==> flow/design.v <==
module router_top (
    input clock,
    input resetn,
    input packet_valid,
    input [7:0] data_in,
    input read_enb_0, read_enb_1, read_enb_2,
    output [7:0] data_out_0, data_out_1, data_out_2,
    output vld_out_0, vld_out_1, vld_out_2,
    output err,
    output busy
);
    wire [7:0] dout;
    wire [2:0] write_enb;
    wire [2:0] soft_reset;
    wire write_enb_reg;
    wire [2:0] read_enb;
    wire [2:0] empty;
    wire [2:0] full;
    wire lfd_state;
    wire detect_add;
    wire ld_state;
    wire laf_state;
    wire full_state;
    wire fifo_full;
    wire rst_int_reg;
    wire parity_done;
    wire low_packet_valid;
    assign read_enb = {read_enb_2, read_enb_1, read_enb_0};
    router_fsm FSM (.clock(clock), .resetn(resetn), .packet_valid(packet_valid), .data_in(data_in), .parity_done(parity_done), .soft_reset_0(soft_reset[0]), .soft_reset_1(soft_reset[1]), .soft_reset_2(soft_reset[2]), .fifo_full(fifo_full), .low_packet_valid(low_packet_valid), .fifo_empty_0(empty[0]), .fifo_empty_1(empty[1]), .fifo_empty_2(empty[2]), .detect_add(detect_add), .ld_state(ld_state), .laf_state(laf_state), .lfd_state(lfd_state), .full_state(full_state), .write_enb_reg(write_enb_reg), .rst_int_reg(rst_int_reg), .busy(busy));
    router_register REG (.clock(clock), .resetn(resetn), .packet_valid(packet_valid), .data_in(data_in), .fifo_full(fifo_full), .detect_add(detect_add), .ld_state(ld_state), .laf_state(laf_state), .full_state(full_state), .lfd_state(lfd_state), .rst_int_reg(rst_int_reg), .err(err), .parity_done(parity_done), .low_packet_valid(low_packet_valid), .dout(dout));
    router_sync SYNC (.clock(clock), .resetn(resetn), .data_in(data_in), .detect_add(detect_add), .write_enb_reg(write_enb_reg), .read_enb_0(read_enb_0), .read_enb_1(read_enb_1), .read_enb_2(read_enb_2), .write_enb(write_enb), .fifo_full(fifo_full), .full_0(full[0]), .full_1(full[1]), .full_2(full[2]), .empty_0(empty[0]), .empty_1(empty[1]), .empty_2(empty[2]), .soft_reset_0(soft_reset[0]), .soft_reset_1(soft_reset[1]), .soft_reset_2(soft_reset[2]), .vld_out_0(vld_out_0), .vld_out_1(vld_out_1), .vld_out_2(vld_out_2));
    router_fifo FIFO0 (.clock(clock), .resetn(resetn), .soft_reset(soft_reset[0]), .write_enb(write_enb[0]), .read_enb(read_enb[0]), .data_in({lfd_state, dout}), .lfd_state(lfd_state), .full(full[0]), .empty(empty[0]), .data_out(data_out_0));
    router_fifo FIFO1 (.clock(clock), .resetn(resetn), .soft_reset(soft_reset[1]), .write_enb(write_enb[1]), .read_enb(read_enb[1]), .data_in({lfd_state, dout}), .lfd_state(lfd_state), .full(full[1]), .empty(empty[1]), .data_out(data_out_1));
    router_fifo FIFO2 (.clock(clock), .resetn(resetn), .soft_reset(soft_reset[2]), .write_enb(write_enb[2]), .read_enb(read_enb[2]), .data_in({lfd_state, dout}), .lfd_state(lfd_state), .full(full[2]), .empty(empty[2]), .data_out(data_out_2));
endmodule
module router_fsm (
    input clock, resetn,
    input packet_valid,
    input [7:0] data_in,
    input fifo_full, fifo_empty_0, fifo_empty_1, fifo_empty_2,
    input soft_reset_0, soft_reset_1, soft_reset_2,
    input parity_done, low_packet_valid,
    output reg detect_add, ld_state, laf_state, lfd_state, full_state,
    output reg write_enb_reg, rst_int_reg, busy
);
    parameter DECODE_ADDRESS = 3'b000,
              LOAD_FIRST_DATA = 3'b001,
              LOAD_DATA = 3'b010,
              LOAD_PARITY = 3'b011,
              FIFO_FULL_STATE = 3'b100,
              LOAD_AFTER_FULL = 3'b101,
              DECODE_ADDRESS_WAIT = 3'b110,
              CHECK_PARITY_ERROR = 3'b111;
    reg [2:0] state, next_state;
    reg [1:0] addr;
    always @(posedge clock) begin
        if (~resetn)
            state <= DECODE_ADDRESS;
        else if ((soft_reset_0 && addr == 2'b00) ||
                 (soft_reset_1 && addr == 2'b01) ||
                 (soft_reset_2 && addr == 2'b10))
            state <= DECODE_ADDRESS;
        else
            state <= next_state;
    end
    always @(posedge clock) begin
        if (~resetn)
            addr <= 2'b00;
        else if (detect_add)
            addr <= data_in[1:0];
    end
    always @(*) begin
        next_state = state;
        case (state)
            DECODE_ADDRESS: begin
                if ((packet_valid && (data_in[1:0] == 2'b00) && fifo_empty_0) ||
                    (packet_valid && (data_in[1:0] == 2'b01) && fifo_empty_1) ||
                    (packet_valid && (data_in[1:0] == 2'b10) && fifo_empty_2))
                    next_state = LOAD_FIRST_DATA;
                else if ((packet_valid && (data_in[1:0] == 2'b00) && ~fifo_empty_0) ||
                         (packet_valid && (data_in[1:0] == 2'b01) && ~fifo_empty_1) ||
                         (packet_valid && (data_in[1:0] == 2'b10) && ~fifo_empty_2))
                    next_state = DECODE_ADDRESS_WAIT;
            end
            DECODE_ADDRESS_WAIT: begin
                if ((addr == 2'b00 && fifo_empty_0) ||
                    (addr == 2'b01 && fifo_empty_1) ||
                    (addr == 2'b10 && fifo_empty_2))
                    next_state = LOAD_FIRST_DATA;
            end
            LOAD_FIRST_DATA: begin
                if (fifo_full)
                    next_state = FIFO_FULL_STATE;
                else
                    next_state = LOAD_DATA;
            end
            LOAD_DATA: begin
                if (fifo_full)
                    next_state = FIFO_FULL_STATE;
                else if (~packet_valid)
                    next_state = LOAD_PARITY;
            end
            LOAD_PARITY: begin
                next_state = CHECK_PARITY_ERROR;
            end
            FIFO_FULL_STATE: begin
                if (~fifo_full)
                    next_state = LOAD_AFTER_FULL;
            end
            LOAD_AFTER_FULL: begin
                if (~parity_done && low_packet_valid)
                    next_state = LOAD_PARITY;
                else if (~parity_done && ~low_packet_valid)
                    next_state = LOAD_DATA;
                else if (parity_done)
                    next_state = DECODE_ADDRESS;
            end
            CHECK_PARITY_ERROR: begin
                if (~fifo_full)
                    next_state = DECODE_ADDRESS;
                else
                    next_state = FIFO_FULL_STATE;
            end
        endcase
    end
    always @(*) begin
        detect_add = 0;
        ld_state = 0;
        laf_state = 0;
        lfd_state = 0;
        full_state = 0;
        write_enb_reg = 0;
        rst_int_reg = 0;
        busy = 0;
        case (state)
            DECODE_ADDRESS: begin
                detect_add = 1;
            end
            DECODE_ADDRESS_WAIT: begin
                detect_add = 1;
            end
            LOAD_FIRST_DATA: begin
                lfd_state = 1;
                busy = 1;
            end
            LOAD_DATA: begin
                ld_state = 1;
                write_enb_reg = 1;
                busy = 1;
            end
            LOAD_PARITY: begin
                busy = 1;
            end
            FIFO_FULL_STATE: begin
                full_state = 1;
                busy = 1;
            end
            LOAD_AFTER_FULL: begin
                laf_state = 1;
                busy = 1;
            end
            CHECK_PARITY_ERROR: begin
                rst_int_reg = 1;
                busy = 1;
            end
        endcase
    end
endmodule
module router_register (
    input clock, resetn, packet_valid,
    input [7:0] data_in,
    input fifo_full, detect_add, ld_state, laf_state, full_state, lfd_state, rst_int_reg,
    output reg err, parity_done, low_packet_valid,
    output reg [7:0] dout
);
    reg [7:0] hold_header_byte, fifo_full_header_byte, internal_parity, packet_parity_byte;
    reg [7:0] fifo_full_data_reg;  
    reg [5:0] count;  
    always @(posedge clock) begin
        if (~resetn)
            hold_header_byte <= 8'b0;
        else if (detect_add && packet_valid)
            hold_header_byte <= data_in;
    end
    always @(posedge clock) begin
        if (~resetn)
            fifo_full_header_byte <= 8'b0;
        else if (detect_add && packet_valid)
            fifo_full_header_byte <= data_in;
    end
    always @(posedge clock) begin
        if (~resetn)
            fifo_full_data_reg <= 8'b0;
        else if (ld_state && fifo_full)
            fifo_full_data_reg <= data_in;
    end
    always @(*) begin
        if (lfd_state)
            dout = hold_header_byte;
        else if (ld_state && ~fifo_full)
            dout = data_in;
        else if (ld_state && fifo_full)
            dout = fifo_full_data_reg;
        else if (laf_state)
            dout = fifo_full_header_byte;
        else
            dout = 8'b0;
    end
    always @(posedge clock) begin
        if (~resetn)
            internal_parity <= 8'b0;
        else if (detect_add)
            internal_parity <= 8'b0;
        else if (lfd_state && packet_valid)
            internal_parity <= internal_parity ^ hold_header_byte;
        else if (ld_state && packet_valid && ~full_state)
            internal_parity <= internal_parity ^ data_in;
    end
    always @(posedge clock) begin
        if (~resetn)
            packet_parity_byte <= 8'b0;
        else if (detect_add && packet_valid)
            packet_parity_byte <= 8'b0;
        else if ((ld_state && ~packet_valid) || (laf_state && ~packet_valid && ~parity_done))
            packet_parity_byte <= data_in;
    end
    always @(posedge clock) begin
        if (~resetn)
            count <= 6'b0;
        else if (detect_add)
            count <= data_in[7:2];  
        else if (ld_state && packet_valid)
            count <= count - 1;
    end
    always @(posedge clock) begin
        if (~resetn)
            low_packet_valid <= 0;
        else
            low_packet_valid <= ~packet_valid;
    end
    always @(posedge clock) begin
        if (~resetn)
            parity_done <= 0;
        else if (detect_add)
            parity_done <= 0;
        else if ((count == 0) && (ld_state || laf_state) && (~packet_valid))
            parity_done <= 1;
    end
    always @(posedge clock) begin
        if (~resetn)
            err <= 0;
        else if (rst_int_reg)
            err <= 0;
        else if (parity_done)
            err <= (internal_parity != packet_parity_byte);
    end
endmodule
module router_sync (
    input clock, resetn,
    input [7:0] data_in,
    input detect_add, write_enb_reg,
    input read_enb_0, read_enb_1, read_enb_2,
    input empty_0, empty_1, empty_2,
    input full_0, full_1, full_2,
    output reg [2:0] write_enb,
    output reg fifo_full,
    output reg vld_out_0, vld_out_1, vld_out_2,
    output reg soft_reset_0, soft_reset_1, soft_reset_2
);
    reg [1:0] internal_addr;
    reg [4:0] timer_0, timer_1, timer_2;  
    always @(posedge clock) begin
        if (~resetn)
            internal_addr <= 2'b0;
        else if (detect_add)
            internal_addr <= data_in[1:0];
    end
    always @(*) begin
        case (internal_addr)
            2'b00: write_enb = {2'b0, write_enb_reg};
            2'b01: write_enb = {1'b0, write_enb_reg, 1'b0};
            2'b10: write_enb = {write_enb_reg, 2'b0};
            default: write_enb = 3'b0;
        endcase
    end
    always @(*) begin
        case (internal_addr)
            2'b00: fifo_full = full_0;
            2'b01: fifo_full = full_1;
            2'b10: fifo_full = full_2;
            default: fifo_full = 0;
        endcase
    end
    always @(posedge clock) begin
        if (~resetn) begin
            vld_out_0 <= 0;
            timer_0 <= 0;
            soft_reset_0 <= 0;
        end else begin
            if (~empty_0)
                vld_out_0 <= 1;
            else
                vld_out_0 <= 0;
            if (vld_out_0 && ~read_enb_0)
                timer_0 <= timer_0 + 1;
            else
                timer_0 <= 0;
            if (timer_0 == 29) begin
                soft_reset_0 <= 1;
                vld_out_0 <= 0;
                timer_0 <= 0;
            end else
                soft_reset_0 <= 0;
        end
    end
    always @(posedge clock) begin
        if (~resetn) begin
            vld_out_1 <= 0;
            timer_1 <= 0;
            soft_reset_1 <= 0;
        end else begin
            if (~empty_1)
                vld_out_1 <= 1;
            else
                vld_out_1 <= 0;
            if (vld_out_1 && ~read_enb_1)
                timer_1 <= timer_1 + 1;
            else
                timer_1 <= 0;
            if (timer_1 == 29) begin
                soft_reset_1 <= 1;
                vld_out_1 <= 0;
                timer_1 <= 0;
            end else
                soft_reset_1 <= 0;
        end
    end
    always @(posedge clock) begin
        if (~resetn) begin
            vld_out_2 <= 0;
            timer_2 <= 0;
            soft_reset_2 <= 0;
        end else begin
            if (~empty_2)
                vld_out_2 <= 1;
            else
                vld_out_2 <= 0;
            if (vld_out_2 && ~read_enb_2)
                timer_2 <= timer_2 + 1;
            else
                timer_2 <= 0;
            if (timer_2 == 29) begin
                soft_reset_2 <= 1;
                vld_out_2 <= 0;
                timer_2 <= 0;
            end else
                soft_reset_2 <= 0;
        end
    end
endmodule
module router_fifo (
    input clock, resetn, soft_reset,
    input write_enb, read_enb, lfd_state,
    input [8:0] data_in,  
    output reg [7:0] data_out,  
    output reg full, empty
);
    reg [8:0] mem [15:0];  
    reg [3:0] wr_ptr, rd_ptr;  
    reg [4:0] count;  
    always @(posedge clock) begin
        if (~resetn || soft_reset)
            wr_ptr <= 0;
        else if (write_enb && ~full)
            wr_ptr <= wr_ptr + 1;
    end
    always @(posedge clock) begin
        if (~resetn || soft_reset)
            rd_ptr <= 0;
        else if (read_enb && ~empty)
            rd_ptr <= rd_ptr + 1;
    end
    always @(posedge clock) begin
        if (~resetn || soft_reset)
            count <= 0;
        else begin
            case ({write_enb & ~full, read_enb & ~empty})
                2'b10: count <= count + 1;
                2'b01: count <= count - 1;
                default: count <= count;
            endcase
        end
    end
    always @(*) begin
        full = (count == 16);
        empty = (count == 0);
    end
    always @(posedge clock) begin
        if (write_enb && ~full)
            mem[wr_ptr] <= data_in;
    end
    always @(posedge clock) begin
        if (~resetn)
            data_out <= 8'b0;
        else if (soft_reset)
            data_out <= 8'b0;
        else if (read_enb && ~empty)
            data_out <= mem[rd_ptr][7:0];
        else if (empty)
            data_out <= 8'b0;
    end
endmodule
-- Tool chain data of router_top
What the tools print for router_top, step after step.
Lines are those of the file above, counted from 1.
Operators carry their Yosys type and port widths (W data, S select, Z words).
A cell with - has no value.
- top module: router_top
- clock: clock
- standard-cell library: sky130hd
- corner: tt_025C_1v80

-- Word level
Yosys after proc, flatten, opt, wreduce and memory -nomap, before mapping. Print and check cells are not counted. Equal cells are merged and count once.
Yosys's memory passes give these memory sizes; they may raise the number of words (mostly to a power of two), join words into wider ones and drop unused or constant bits.
- magnitude comparators at 0
- $mul at 0
- bitwise operators at 26
- muxes and demuxes: 54
- noted equal/unequal tests: 29
- div/mod/pow operators at 0
- reductions and logical operators: 79
- shift operators at 0
- noted $add $sub $neg: 16
- operators by type and width (kind ; number):
    $mux W8 ; 12
    $mux W3 ; 13
    $logic_and A1 B1 Y1 ; 37
    $mux W4 ; 9
    $add A5 B1 Y5 const B ; 6
    $eq A5 B5 Y1 const B ; 6
    $pmux W5 S2 ; 3
    $mux W9 ; 3
    $add A4 B1 Y4 const B ; 6
    $pmux W3 S8 ; 1
    $reduce_or A2 Y1 ; 10
    $not A1 Y1 ; 18
    $reduce_bool A2 Y1 ; 8
    $xor A8 B8 Y8 ; 2
    $sub A5 B1 Y5 const B ; 3
    $logic_not A5 Y1 ; 3
    $logic_or A1 B1 Y1 ; 13
    $eq A3 B3 Y1 const B ; 4
    $mux W6 ; 2
    $eq A2 B1 Y1 const B ; 5
    $eq A2 B2 Y1 const B ; 5
    $reduce_or A3 Y1 ; 3
    $pmux W3 S3 ; 1
    $mux W1 ; 9
    $ne A8 B8 Y1 ; 1
    $and A1 B1 Y1 ; 6
    $eq A3 B2 Y1 const B ; 2
    $sub A6 B1 Y6 const B ; 1
Not listed: further kinds 11, cells in them 12.
- elaborated cells at 239
- noted register bits: 130
- latch bits at 0
- clocked read ports x word width at 35
- noted bits in writable memories: 432
- output and inout bits at 29
- noted ROM bits: 64
- memories kept at 4
- memories (memory ; depth ; bits a word ; rd ports ; wr ports ; RTL line ; RTL):
    FIFO0.mem ; 16 ; 9 ; 1 ; 1 ; 368 ; reg [8:0] mem [15:0];
    FIFO1.mem ; 16 ; 9 ; 1 ; 1 ; 368 ;
    FIFO2.mem ; 16 ; 9 ; 1 ; 1 ; 368 ;
    (no name shown) ; 8 ; 8 ; 1 ; 0 ; 135 ; case (state)

-- Longest topological paths
Depth = most cells in a row (Yosys ltp): at word level without a register or memory, in the mapped netlist without a sequential cell, where the memories' decode and read muxes count.
- noted depth after elaboration: 10
- noted ABC_AREA: 0
- noted gate-level depth with buffers: 14
- noted depth with buffers taken out: 13

-- Netlist
Source: synth_stat.txt of the flow (Yosys; design flattened, memories mapped). It holds for the ABC_AREA given above (unset counts as 0); a run with the other value may have another netlist.
- noted flip-flops: 533
- noted buffers: 67
- noted cell area after synthesis: 21296.7 um^2
- cells in the netlist: 1322
- sequential area: 14513.9 um^2
- cells by type (cell type ; number ; total area (um^2)):
    sky130_fd_sc_hd__edfxtp_1 ; 384 ; 1.15E+04
    sky130_fd_sc_hd__dfxtp_1 ; 149 ; 2.98E+03
    sky130_fd_sc_hd__mux4_2 ; 120 ; 2.7E+03
    sky130_fd_sc_hd__nor2_1 ; 172 ; 645.619
    sky130_fd_sc_hd__mux2i_1 ; 49 ; 490.47
    sky130_fd_sc_hd__ha_1 ; 34 ; 425.408
    sky130_fd_sc_hd__xor2_1 ; 37 ; 324.061
    sky130_fd_sc_hd__a21oi_1 ; 47 ; 235.226
    sky130_fd_sc_hd__nand2_1 ; 54 ; 202.694
    sky130_fd_sc_hd__xnor2_1 ; 23 ; 201.443
    sky130_fd_sc_hd__clkbuf_1 ; 45 ; 168.912
    sky130_fd_sc_hd__nand3_1 ; 27 ; 135.13
    sky130_fd_sc_hd__inv_1 ; 28 ; 105.101
    sky130_fd_sc_hd__nand2b_1 ; 15 ; 93.84
    sky130_fd_sc_hd__nor3_1 ; 16 ; 80.077
    sky130_fd_sc_hd__o21ai_0 ; 14 ; 70.067
    sky130_fd_sc_hd__nand4_1 ; 11 ; 68.816
    sky130_fd_sc_hd__a21o_1 ; 8 ; 60.058
Other cell types: 36; their cells: 89.
The figures by module come from a second, unflattened synthesis with its own total; it is not the netlist above.
- cells (unflattened synthesis) at 1401
- area (unflattened synthesis) at 22128.7 um^2
Rows give one instance, submodules left out.
- by module (module ; cells ; times used ; area (um^2)):
    router_fifo ; 336 ; 3 ; 6165.9
    router_register ; 228 ; 1 ; 1974.4
    router_sync ; 88 ; 1 ; 888.4
    router_fsm ; 77 ; 1 ; 768.2
    router_top ; 0 ; 1 ; 0.0

-- Worst setup path after synthesis
Path of least setup slack by OpenSTA after synthesis, without wires, with an ideal clock, recovery checks aside; 20% of the period is set as input and as output delay. Where synthesis merged equal registers, the netlist keeps one of their names.
- path kind: reg-to-reg
- from: reg FIFO1.count[0]
- to: mem FIFO0.mem[0][5]
- setup time: 0.578 ns
- noted stages on the path: 8
- period at 5.0 ns
- noted launch time at the first pin: 0.000 ns
- noted data arrival time: 3.422 ns
- path delay: 4.000 ns
- slack: 1.001 ns
- path buffers: 2
- period reached after synthesis at 3.999 ns
"path delay" is the arrival time less input delay plus setup time.
"stages on the path" counts driving pins, that of a launching flip-flop among them; a cell with two outputs on the path counts twice.
"period reached after synthesis" is the clock period less the worst setup slack; recovery checks do not enter. This is arithmetic on one report: input and output delays are still those of the set period (20% each).
Between the ends stands the longest chain of elaborated cells between them, by number of cells; it is not shown to be the way that was timed. Of several equally long chains one is given.
Each line given opens the expression or statement behind the cell; cells for indexed reads and writes are added by Yosys, which also makes memories of some case tables.
At most two assigning lines are given for a register; there are more.
- cells stage by stage: sky130_fd_sc_hd__dfxtp_1 sky130_fd_sc_hd__nor4_2 sky130_fd_sc_hd__a32oi_1 sky130_fd_sc_hd__nand2_1 sky130_fd_sc_hd__buf_6 sky130_fd_sc_hd__buf_2 sky130_fd_sc_hd__mux2i_1 sky130_fd_sc_hd__o21ai_0
- noted cells in the longest elaborated chain: 7
- noted elaborated cells on any way between the ends: 9
- classes of those cells: eq/ne (1); mux (5); logic (1); reduce/logical (2)
- ends and longest elaborated chain, after synthesis (what ; RTL line ; RTL):
    start: declaration ; 370 ; reg [4:0] count;
    start: assignment ; 388 ; 2'b10: count <= count + 1;
    start: assignment ; 389 ; 2'b01: count <= count - 1;
    $eq A5 B5 Y1 ; 395 ; full = (count == 16);
    $pmux W1 S3 ; 287 ; case (internal_addr)
    $logic_and A1 B1 Y1 ; 202 ; else if (ld_state && fifo_full)
    $mux W8 ; 202 ;
    $mux W8 ; 200 ; else if (ld_state && ~fifo_full)
    $mux W8 ; 198 ; if (lfd_state)
    $mux W9 ; 399 ; if (write_enb && ~full)
    end: declaration ; 368 ; reg [8:0] mem [15:0];

-- Worst path after layout
Path of least setup slack in the final report of run 1 (OpenROAD, finished layout, wires in). Where an end is a register, its clock arrival counts in the times.
- path kind: reg-to-reg
- from: reg SYNC.internal_addr[1]
- to: reg FIFO2.count[4]
- setup time: 0.06 ns
- slack: -0.22 ns
- period at 3.25 ns
- noted data arrival time: 4.02 ns
- noted stages on the path: 14
- path buffers: 0
- noted launch time at the first pin: 0.59 ns
Between the ends stands the longest chain of elaborated cells between them, by number of cells; it is not shown to be the way that was timed. Of several equally long chains one is given.
At most two assigning lines are given for a register; there are more.
- cells stage by stage: sky130_fd_sc_hd__dfxtp_1 sky130_fd_sc_hd__nor2b_1 sky130_fd_sc_hd__nand2_1 sky130_fd_sc_hd__a21oi_1 sky130_fd_sc_hd__inv_1 sky130_fd_sc_hd__ha_1 sky130_fd_sc_hd__inv_1 sky130_fd_sc_hd__fa_1 sky130_fd_sc_hd__inv_1 sky130_fd_sc_hd__a21o_1 sky130_fd_sc_hd__a21oi_1 sky130_fd_sc_hd__xnor2_1 sky130_fd_sc_hd__or3_1 sky130_fd_sc_hd__a21oi_1
- noted cells in the longest elaborated chain: 5
- noted elaborated cells on any way between the ends: 9
- classes of those cells: eq/ne (4); mux (2); logic (1); reduce/logical (2)
- ends and longest elaborated chain, post-layout (what ; RTL line ; RTL):
    start: declaration ; 270 ; reg [1:0] internal_addr;
    start: assignment ; 274 ; internal_addr <= 2'b0;
    start: assignment ; 276 ; internal_addr <= data_in[1:0];
    $eq A2 B2 Y1 ; 279 ; case (internal_addr)
    $pmux W3 S3 ; 279 ;
    $and A1 B1 Y1 ; 387 ; case ({write_enb & ~full, read_enb & ~empty})
    $eq A2 B1 Y1 ; 387 ;
    $pmux W5 S2 ; 387 ;
    end: assignment ; 388 ; 2'b10: count <= count + 1;
    end: assignment ; 389 ; 2'b01: count <= count - 1;
    end: declaration ; 370 ; reg [4:0] count;

Hand-over note for router_top

Measured results for router_top: 4 stored runs of the Yosys and OpenROAD flow on sky130hd. The settings differ; the order carries no meaning. The constraints put input and output delay at 20% of the set period each and load the outputs with 0.01 pF.
"clock period achieved" = clock period - worst setup slack. The figure is calculated, with input and output delays left at 20% of the set period.
"time used up by the worst setup path" means the part of the period allowed to the worst setup path (the constraints hold back 20% at inputs and 20% at outputs) less its slack; where the path has registers, the arrival times of their clocks count too.
"power" rests on the timing tool's default activity at the inputs, not on a simulated workload.

Run 1

==> flow/run.sh <==
#!/bin/bash
# the make line also repeats the synthesis and layout settings of config.mk as NAME=value (left out here)
make -C /OpenROAD-flow-scripts/flow DESIGN_CONFIG=/design/flow/config.mk WORK_HOME=/design/flow/orfs CLKGATE_MAP_FILE= finish
==> flow/config.mk <==
export PLATFORM = sky130hd
export DESIGN_NAME = router_top
export DESIGN_NICKNAME = router_top
export VERILOG_FILES = /design/flow/design.v
export SDC_FILE = /design/flow/constraint.sdc
export NUM_CORES = 4
export LEC_CHECK = 0
export CAP_MARGIN = 20
export CELL_PAD_IN_SITES_DETAIL_PLACEMENT = 2
export CELL_PAD_IN_SITES_GLOBAL_PLACEMENT = 3
export CORE_MARGIN = 2
export CORE_UTILIZATION = 56
export CTS_CLUSTER_DIAMETER = 213
export CTS_CLUSTER_SIZE = 44
export GPL_TIMING_DRIVEN = 1
export HOLD_SLACK_MARGIN = -0.05
export MIN_ROUTING_LAYER = met1
export PLACE_DENSITY = 0.38
export SETUP_SLACK_MARGIN = -0.29
export SLEW_MARGIN = 20
export TNS_END_PERCENT = 95
==> flow/constraint.sdc <==
create_clock -name core_clock -period 3.25 [get_ports {clock}]
set_input_delay 0.6500 -clock core_clock [delete_from_list [all_inputs] [get_ports {clock}]]
set_output_delay 0.6500 -clock core_clock [all_outputs]
set_load 0.01 [all_outputs]

Measured in run 1:
- post-route setup TNS at -0.490 ns
- utilization at 0.619
- clock period achieved: 3.467 ns
- worst setup slack after layout: -0.217 ns
- power at 14.632 mW
- noted the area of the standard cells in the finished layout: 23274.8 um^2
- noted the time used up by the worst setup path: 3.47 ns
- worst path kind: reg-to-reg
- noted the synthesized cell area: 21296.7 um^2
- noted the area of the die: 39605.0 um^2
- worst hold slack in the final report at 0.424 ns

Run 2

==> flow/run.sh <==
#!/bin/bash
# the make line also repeats the synthesis and layout settings of config.mk as NAME=value (left out here)
make -C /OpenROAD-flow-scripts/flow DESIGN_CONFIG=/design/flow/config.mk WORK_HOME=/design/flow/orfs CLKGATE_MAP_FILE= finish
==> flow/config.mk <==
export PLATFORM = sky130hd
export DESIGN_NAME = router_top
export DESIGN_NICKNAME = router_top
export VERILOG_FILES = /design/flow/design.v
export SDC_FILE = /design/flow/constraint.sdc
export NUM_CORES = 4
export LEC_CHECK = 0
export CAP_MARGIN = 20
export CORE_MARGIN = 2
export CORE_UTILIZATION = 40
export CTS_CLUSTER_DIAMETER = 312
export GPL_ROUTABILITY_DRIVEN = 0
export GPL_TIMING_DRIVEN = 0
export SLEW_MARGIN = 20
==> flow/constraint.sdc <==
create_clock -name core_clock -period 5.0 [get_ports {clock}]
set_input_delay 1.0000 -clock core_clock [delete_from_list [all_inputs] [get_ports {clock}]]
set_output_delay 1.0000 -clock core_clock [all_outputs]
set_load 0.01 [all_outputs]

Measured in run 2:
- post-route setup TNS at 0.000 ns
- utilization at 0.471
- clock period achieved: 3.467 ns
- worst setup slack after layout: 1.533 ns
- power at 11.309 mW
- noted the area of the standard cells in the finished layout: 24745.0 um^2
- noted the time used up by the worst setup path: 3.47 ns
- worst path kind: reg-to-reg
- noted the synthesized cell area: 21296.7 um^2
- noted the area of the die: 55102.9 um^2
- worst hold slack in the final report at 0.392 ns

Run 3

==> flow/run.sh <==
#!/bin/bash
# the make line also repeats the synthesis and layout settings of config.mk as NAME=value (left out here)
make -C /OpenROAD-flow-scripts/flow DESIGN_CONFIG=/design/flow/config.mk WORK_HOME=/design/flow/orfs CLKGATE_MAP_FILE= finish
==> flow/config.mk <==
export PLATFORM = sky130hd
export DESIGN_NAME = router_top
export DESIGN_NICKNAME = router_top
export VERILOG_FILES = /design/flow/design.v
export SDC_FILE = /design/flow/constraint.sdc
export NUM_CORES = 4
export LEC_CHECK = 0
export CAP_MARGIN = 20
export CORE_MARGIN = 2
export CORE_UTILIZATION = 68
export SLEW_MARGIN = 20
==> flow/constraint.sdc <==
create_clock -name core_clock -period 3.57 [get_ports {clock}]
set_input_delay 0.7140 -clock core_clock [delete_from_list [all_inputs] [get_ports {clock}]]
set_output_delay 0.7140 -clock core_clock [all_outputs]
set_load 0.01 [all_outputs]

Measured in run 3:
- post-route setup TNS at 0.000 ns
- utilization at 0.782
- clock period achieved: 3.047 ns
- worst setup slack after layout: 0.523 ns
- power at 15.069 mW
- noted the area of the standard cells in the finished layout: 24040.6 um^2
- noted the time used up by the worst setup path: 3.05 ns
- worst path kind: reg-to-reg
- noted the synthesized cell area: 21296.7 um^2
- noted the area of the die: 32750.1 um^2
- worst hold slack in the final report at 0.393 ns

Run 4

==> flow/run.sh <==
#!/bin/bash
# the make line also repeats the synthesis and layout settings of config.mk as NAME=value (left out here)
make -C /OpenROAD-flow-scripts/flow DESIGN_CONFIG=/design/flow/config.mk WORK_HOME=/design/flow/orfs CLKGATE_MAP_FILE= finish
==> flow/config.mk <==
export PLATFORM = sky130hd
export DESIGN_NAME = router_top
export DESIGN_NICKNAME = router_top
export VERILOG_FILES = /design/flow/design.v
export SDC_FILE = /design/flow/constraint.sdc
export NUM_CORES = 4
export LEC_CHECK = 0
export CAP_MARGIN = 0
export CELL_PAD_IN_SITES_GLOBAL_PLACEMENT = 0
export CORE_MARGIN = 8
export CORE_UTILIZATION = 40
export CTS_CLUSTER_DIAMETER = 312
export GPL_ROUTABILITY_DRIVEN = 0
export GPL_TIMING_DRIVEN = 0
export MAX_ROUTING_LAYER = met4
export SLEW_MARGIN = 20
==> flow/constraint.sdc <==
create_clock -name core_clock -period 5.49 [get_ports {clock}]
set_input_delay 1.0980 -clock core_clock [delete_from_list [all_inputs] [get_ports {clock}]]
set_output_delay 1.0980 -clock core_clock [all_outputs]
set_load 0.01 [all_outputs]

Measured in run 4:
- post-route setup TNS at 0.000 ns
- utilization at 0.47
- clock period achieved: 3.367 ns
- worst setup slack after layout: 2.123 ns
- power at 10.203 mW
- noted the area of the standard cells in the finished layout: 24735.0 um^2
- noted the time used up by the worst setup path: 3.37 ns
- worst path kind: reg-to-reg
- noted the synthesized cell area: 21296.7 um^2
- noted the area of the die: 60880.6 um^2
- worst hold slack in the final report at 0.399 ns

End of note.
